==> flow/design.v <==
module sdram_controller (
    wr_addr,
    wr_data,
    wr_enable,
    rd_addr,
    rd_data,
    rd_ready,
    rd_enable,
    busy, rst_n, clk,
    addr, bank_addr, data_in, data_out, data_oe, clock_enable, cs_n, ras_n, cas_n, we_n,
    data_mask_low, data_mask_high
);
parameter ROW_WIDTH = 13;
parameter COL_WIDTH = 9;
parameter BANK_WIDTH = 2;
parameter SDRADDR_WIDTH = ROW_WIDTH > COL_WIDTH ? ROW_WIDTH : COL_WIDTH;
parameter HADDR_WIDTH = BANK_WIDTH + ROW_WIDTH + COL_WIDTH;
parameter CLK_FREQUENCY = 133;   
parameter REFRESH_TIME =  32;    
parameter REFRESH_COUNT = 8192;  
localparam CYCLES_BETWEEN_REFRESH = ( CLK_FREQUENCY
                                      * 1_000
                                      * REFRESH_TIME
                                    ) / REFRESH_COUNT;
localparam IDLE      = 5'b00000;
localparam INIT_NOP1 = 5'b01000,
           INIT_PRE1 = 5'b01001,
           INIT_NOP1_1=5'b00101,
           INIT_REF1 = 5'b01010,
           INIT_NOP2 = 5'b01011,
           INIT_REF2 = 5'b01100,
           INIT_NOP3 = 5'b01101,
           INIT_LOAD = 5'b01110,
           INIT_NOP4 = 5'b01111;
localparam REF_PRE  =  5'b00001,
           REF_NOP1 =  5'b00010,
           REF_REF  =  5'b00011,
           REF_NOP2 =  5'b00100;
localparam READ_ACT  = 5'b10000,
           READ_NOP1 = 5'b10001,
           READ_CAS  = 5'b10010,
           READ_NOP2 = 5'b10011,
           READ_READ = 5'b10100;
localparam WRIT_ACT  = 5'b11000,
           WRIT_NOP1 = 5'b11001,
           WRIT_CAS  = 5'b11010,
           WRIT_NOP2 = 5'b11011;
localparam CMD_PALL = 8'b10010001,
           CMD_REF  = 8'b10001000,
           CMD_NOP  = 8'b10111000,
           CMD_MRS  = 8'b10000000,
           CMD_BACT = 8'b10011000,
           CMD_READ = 8'b10101001,
           CMD_WRIT = 8'b10100001;
input  [HADDR_WIDTH-1:0]   wr_addr;
input  [15:0]              wr_data;
input                      wr_enable;
input  [HADDR_WIDTH-1:0]   rd_addr;
output [15:0]              rd_data;
input                      rd_enable;
output                     rd_ready;
output                     busy;
input                      rst_n;
input                      clk;
output [SDRADDR_WIDTH-1:0] addr;
output [BANK_WIDTH-1:0]    bank_addr;
input  [15:0]              data_in;
output [15:0]              data_out;
output                     data_oe;
output                     clock_enable;
output                     cs_n;
output                     ras_n;
output                     cas_n;
output                     we_n;
output                     data_mask_low;
output                     data_mask_high;
reg  [HADDR_WIDTH-1:0]   haddr_r;
reg  [15:0]              wr_data_r;
reg  [15:0]              rd_data_r;
reg                      busy;
reg                      data_mask_low_r;
reg                      data_mask_high_r;
reg [SDRADDR_WIDTH-1:0]  addr_r;
reg [BANK_WIDTH-1:0]     bank_addr_r;
reg                      rd_ready_r;
wire                     data_mask_low, data_mask_high;
assign data_mask_high = data_mask_high_r;
assign data_mask_low  = data_mask_low_r;
assign rd_data        = rd_data_r;
reg [3:0] state_cnt;
reg [9:0] refresh_cnt;
reg [7:0] command;
reg [4:0] state;
reg [7:0] command_nxt;
reg [3:0] state_cnt_nxt;
reg [4:0] next;
assign {clock_enable, cs_n, ras_n, cas_n, we_n} = command[7:3];
assign bank_addr      = (state[4]) ? bank_addr_r : command[2:1];
assign addr           = (state[4] | state == INIT_LOAD) ? addr_r : { {SDRADDR_WIDTH-11{1'b0}}, command[0], 10'd0 };
assign data_out = wr_data_r;
assign data_oe  = (state == WRIT_CAS);
assign rd_ready = rd_ready_r;
always @ (posedge clk)
  if (~rst_n)
    begin
    state <= INIT_NOP1;
    command <= CMD_NOP;
    state_cnt <= 4'hf;
    haddr_r <= {HADDR_WIDTH{1'b0}};
    wr_data_r <= 16'b0;
    rd_data_r <= 16'b0;
    busy <= 1'b0;
    end
  else
    begin
    state <= next;
    command <= command_nxt;
    if (!state_cnt)
      state_cnt <= state_cnt_nxt;
    else
      state_cnt <= state_cnt - 1'b1;
    if (wr_enable)
      wr_data_r <= wr_data;
    if (state == READ_READ)
      begin
      rd_data_r <= data_in;
      rd_ready_r <= 1'b1;
      end
    else
      rd_ready_r <= 1'b0;
    busy <= state[4];
    if (rd_enable)
      haddr_r <= rd_addr;
    else if (wr_enable)
      haddr_r <= wr_addr;
    end
always @ (posedge clk)
 if (~rst_n)
   refresh_cnt <= 10'b0;
 else
   if (state == REF_NOP2)
     refresh_cnt <= 10'b0;
   else
     refresh_cnt <= refresh_cnt + 1'b1;
always @*
begin
    if (state[4])
      {data_mask_low_r, data_mask_high_r} = 2'b00;
    else
      {data_mask_low_r, data_mask_high_r} = 2'b11;
   bank_addr_r = 2'b00;
   addr_r = {SDRADDR_WIDTH{1'b0}};
   if (state == READ_ACT | state == WRIT_ACT)
     begin
     bank_addr_r = haddr_r[HADDR_WIDTH-1:HADDR_WIDTH-(BANK_WIDTH)];
     addr_r = haddr_r[HADDR_WIDTH-(BANK_WIDTH+1):HADDR_WIDTH-(BANK_WIDTH+ROW_WIDTH)];
     end
   else if (state == READ_CAS | state == WRIT_CAS)
     begin
     bank_addr_r = haddr_r[HADDR_WIDTH-1:HADDR_WIDTH-(BANK_WIDTH)];
     addr_r = {
               {SDRADDR_WIDTH-(11){1'b0}},
               1'b1,                        
               {10-COL_WIDTH{1'b0}},
               haddr_r[COL_WIDTH-1:0]
              };
     end
   else if (state == INIT_LOAD)
     begin
     addr_r = {{SDRADDR_WIDTH-10{1'b0}}, 10'b1000110000};
     end
end
always @*
begin
   state_cnt_nxt = 4'd0;
   command_nxt = CMD_NOP;
   if (state == IDLE)
        if (refresh_cnt >= CYCLES_BETWEEN_REFRESH)
          begin
          next = REF_PRE;
          command_nxt = CMD_PALL;
          end
        else if (rd_enable)
          begin
          next = READ_ACT;
          command_nxt = CMD_BACT;
          end
        else if (wr_enable)
          begin
          next = WRIT_ACT;
          command_nxt = CMD_BACT;
          end
        else
          begin
          next = IDLE;
          end
    else
      if (!state_cnt)
        case (state)
          INIT_NOP1:
            begin
            next = INIT_PRE1;
            command_nxt = CMD_PALL;
            end
          INIT_PRE1:
            begin
            next = INIT_NOP1_1;
            end
          INIT_NOP1_1:
            begin
            next = INIT_REF1;
            command_nxt = CMD_REF;
            end
          INIT_REF1:
            begin
            next = INIT_NOP2;
            state_cnt_nxt = 4'd7;
            end
          INIT_NOP2:
            begin
            next = INIT_REF2;
            command_nxt = CMD_REF;
            end
          INIT_REF2:
            begin
            next = INIT_NOP3;
            state_cnt_nxt = 4'd7;
            end
          INIT_NOP3:
            begin
            next = INIT_LOAD;
            command_nxt = CMD_MRS;
            end
          INIT_LOAD:
            begin
            next = INIT_NOP4;
            state_cnt_nxt = 4'd1;
            end
          REF_PRE:
            begin
            next = REF_NOP1;
            end
          REF_NOP1:
            begin
            next = REF_REF;
            command_nxt = CMD_REF;
            end
          REF_REF:
            begin
            next = REF_NOP2;
            state_cnt_nxt = 4'd7;
            end
          WRIT_ACT:
            begin
            next = WRIT_NOP1;
            state_cnt_nxt = 4'd1;
            end
          WRIT_NOP1:
            begin
            next = WRIT_CAS;
            command_nxt = CMD_WRIT;
            end
          WRIT_CAS:
            begin
            next = WRIT_NOP2;
            state_cnt_nxt = 4'd1;
            end
          READ_ACT:
            begin
            next = READ_NOP1;
            state_cnt_nxt = 4'd1;
            end
          READ_NOP1:
            begin
            next = READ_CAS;
            command_nxt = CMD_READ;
            end
          READ_CAS:
            begin
            next = READ_NOP2;
            state_cnt_nxt = 4'd1;
            end
          READ_NOP2:
            begin
            next = READ_READ;
            end
          default:
            begin
            next = IDLE;
            end
          endcase
      else
        begin
        next = state;
        command_nxt = command;
        end
end
endmodule
Reports on sdram_controller
Tool output for the design above, in the order of the flow.
Line numbers count from 1 in the design file above.
Operators: Yosys type, input widths -> output width; for muxes data width and select width s.
Cell names lack the library's common part.
Not given: n/a

set-up
  top module = sdram_controller
  clock port = clk
  library = sky130hd
  timing corner = tt_025C_1v80

Word-level counts
Counts by Yosys on the flattened word-level netlist (proc, flatten, opt, wreduce; memories kept). Print and check cells are left out. Cells with the same type and inputs are merged into one.
Memory sizes are those after Yosys's memory passes, which may raise the word count (mostly to a power of two), join words into wider ones and drop unused or constant bits.

word-level totals
  input bits = 84
  word width x clocked read ports = 12
  ROM bits = 384
  cells after elaboration = 54
  memory cells = 1
  output and inout bits = 57
  register bits = 85

memories
  memory           words  width  rd ports  write ports  line  RTL
  (no name shown)  32     12     1         0            199   case (state)

cells by class
  equal/unequal tests = 7
  reduce/logical cells = 5
  magnitude comparators = 1
  bitwise logic cells = 4
  add/sub/neg operators = 2
  multiplexer cells = 25

operators by type and width
  operator               count
  $mux 24                2
  $mux 5                 7
  $mux 13                2
  $eq 5x5->1 const B     5
  $mux 6                 3
  $mux 8                 2
  $mux 11                1
  $add 10x1->10 const B  1
  $ge 10x10->1 const B   1
  $mux 10                1
  $mux 4                 2
  $mux 2                 4
  $eq 5x3->1 const B     1
  $eq 5x4->1 const B     1
  $logic_not 5->1        1
  $reduce_bool 2->1      2
  $sub 4x1->4 const B    1
  $logic_not 4->1        1
  $or 1x1->1             3
  $reduce_or 2->1        1
  $not 1->1              1
  $mux 1                 1

Logic depth
Yosys ltp: most cells in a row. Word level: on the elaborated netlist, between registers, memories and ports. Mapped: between sequential cells and ports; inverters and the memories' decode and read muxes count.

logic depth
  depth after elaboration = 6
  ABC_AREA = 0
  mapped depth = 11
  gate-level depth less buffers = 10

Mapped cells and area
The flow's flattened synthesis, as Yosys stat reports it; memories are mapped. The netlist is that of the ABC_AREA named above (0 if unset); the other value can give another one.
Totals and module areas in this step are rounded.

synthesis totals
  cell count = 494
  buffers = 32
  flip-flop cells = 92
  sequential part of the area = 1852 um^2
  synthesis area = 4209 um^2

cell types
  cell type  count  total area (um^2)
  dfxtp_1    91     1.82E+03
  mux2i_1    53     530.509
  nor2_1     94     352.838
  a21oi_1    48     240.23
  nand2_1    53     198.941
  ha_1       10     125.12
  and3_1     12     75.072
  nand3_1    15     75.072
  clkbuf_1   18     67.565
  xnor2_1    5      43.792
  a311o_1    4      40.038
  inv_1      10     37.536
  buf_4      4      30.029
  edfxtp_1   1      30.029
  o21ai_0    6      30.029
  xor2_1     3      26.275
  and2_1     4      25.024
  nor3_1     5      25.024

Not listed: further types 40, cells in them 58.

Path before layout
Path of least setup slack by OpenSTA after synthesis, without wires, with an ideal clock, recovery checks aside; 20% of the period is set as input and as output delay. Where synthesis merged equal registers, the netlist keeps one of their names.

timing path after synthesis
  path type = input port to flip-flop
  start = in rst_n
  end = reg (no name shown)
  delay of the path = 1896 ps
  time at the first pin = 1500 ps
  data required time = 7384 ps
  slack = 4104 ps
  library setup time = 116 ps
  driving pins on the path = 8
  path buffers = 1
  clock period = 7500 ps
  input delay = 1500 ps
  arrival = 3280 ps
  synthesis period reached = 3396 ps

"delay of the path" is the arrival time less input delay plus setup time.
"driving pins on the path": output pins that drive a net of the path, with the launching flip-flop's if there is one; two outputs of one cell count as two.
"synthesis period reached" is the clock period less the worst setup slack; recovery checks do not enter. This is arithmetic on one report: input and output delays are still those of the set period (20% each).

on the way, after synthesis
  cells stage by stage = clkbuf_1 > inv_2 > nor3_1 > inv_1 > ha_1 > nor2b_1 > or3_1 > and3_1

RTL lines, path after synthesis
  item         line  RTL
  from (decl)  63    input                      rst_n;

No chain of elaborated cells between the ends is given.

Timing after layout
Path of least setup slack in the final report of flow run B (OpenROAD, finished layout, wires in). Where an end is a register, its clock arrival counts in the times.
The report prints the path's times to 10 ps; the period is as set.

timing path after layout
  path type = flip-flop to output port
  start = reg state[4]
  end = out addr[5]
  driving pins on the path = 6
  clock period = 7500 ps
  external output delay = 1500 ps
  slack = 3290 ps
  path buffers = 1
  data required time = 6000 ps
  time at the first pin = 370 ps
  arrival = 2710 ps

The rows between start and end are the longest chain of elaborated cells between them; the timing report does not say that the signal goes this way. Where chains are equally long, one stands for them.
Each line given opens the expression or statement behind the cell; cells for indexed reads and writes are added by Yosys, which also makes memories of some case tables.

on the way, after layout
  cells stage by stage = dfxtp_1 > inv_1 > nor3_1 > nor2_1 > a21oi_1 > clkdlybuf4s50_1
  cells in the longest elaborated chain = 5
  elaborated cells on any way between the ends = 12
  classes of those cells = eq/ne (5); mux (4); logic (3)

RTL lines, path after layout
  item           line  RTL
  from (decl)    93    reg [4:0] state;
  from (assign)  106   state <= INIT_NOP1;
  from (assign)  116   state <= next;
  $eq 5x4->1     168   else if (state == INIT_LOAD)
  $mux 10        168
  $mux 11        158   else if (state == READ_CAS | state == WRIT_CAS)
  $mux 13        153   if (state == READ_ACT | state == WRIT_ACT)
  $mux 13        99    assign addr           = (state[4] | state == INIT_LOAD) ? addr_r : { {SDRADDR_WIDTH-11{1'b0}}, command[0], 10' ...
  to (decl)      65    output [SDRADDR_WIDTH-1:0] addr;

## Implementation results

Module sdram_controller, platform sky130hd: 3 stored runs of the flow (Yosys, OpenROAD) with differing settings, in no particular order. Input and output delays are each 20% of the period that was set; the output load is 0.01 pF.
"reached clock period" means the clock period less the worst setup slack. The figure is calculated, with input and output delays left at 20% of the set period.
"worst setup path time": the worst setup path's part of the clock period (all of it between registers, 20% less for each end at a port) less its slack. A launch clock that arrives late makes it longer, a capture clock that arrives late makes it shorter.
By "power" is meant OpenSTA's value without simulated activity: inputs other than the clock are taken to toggle once in ten clock periods, and the tool carries that through the logic.
"worst setup path time" is known to 10 ps.
Values from the reports are rounded here.
A setting shown as . is not set for that run.
A result given as . is not shown for that run.

setting or result                              flow run A  flow run B                flow run C
CELL_PAD_IN_SITES_DETAIL_PLACEMENT             2           1                         2
CORE_ASPECT_RATIO                              0.85        .                         0.85
CORE_MARGIN                                    3           2                         3
CORE_UTILIZATION                               51          40                        54
CTS_CLUSTER_SIZE                               83          .                         83
GPL_TIMING_DRIVEN                              1           .                         1
HOLD_SLACK_MARGIN                              0.05        0.07                      0.05
MAX_ROUTING_LAYER                              met5        met4                      met4
MIN_ROUTING_LAYER                              met1        met2                      met1
PLACE_DENSITY_LB_ADDON                         0.13        .                         0.13
SETUP_SLACK_MARGIN                             -0.26       .                         -0.26
SLEW_MARGIN                                    10          20                        10
TNS_END_PERCENT                                60          .                         60
period_ns                                      4.09        7.5                       4.09
CAP_MARGIN                                     20          20                        20
GPL_ROUTABILITY_DRIVEN                         .           0                         .
PLACE_DENSITY                                  .           0.56                      .
CTS_CLUSTER_DIAMETER                           .           .                         230
setup slack of the worst path (ps)             .           3294                      .
power (mW)                                     .           0.9939                    .
lowest hold slack (ps)                         .           460                       .
standard-cell area of the final layout (um^2)  .           5856                      .
setup TNS (ps)                                 .           0                         .
Yosys chip area after synthesis (um^2)         .           4209                      .
reached clock period (ps)                      .           4206                      .
utilization (%)                                .           57.0                      .
worst setup path time (ps)                     .           2710                      .
critical path kind                             .           flip-flop to output port  .
total die area (um^2)                          .           11360                     .

Flow run A: no final report: placement broke off with DPL-0033
Flow run C: no final report: placement broke off with DPL-0033
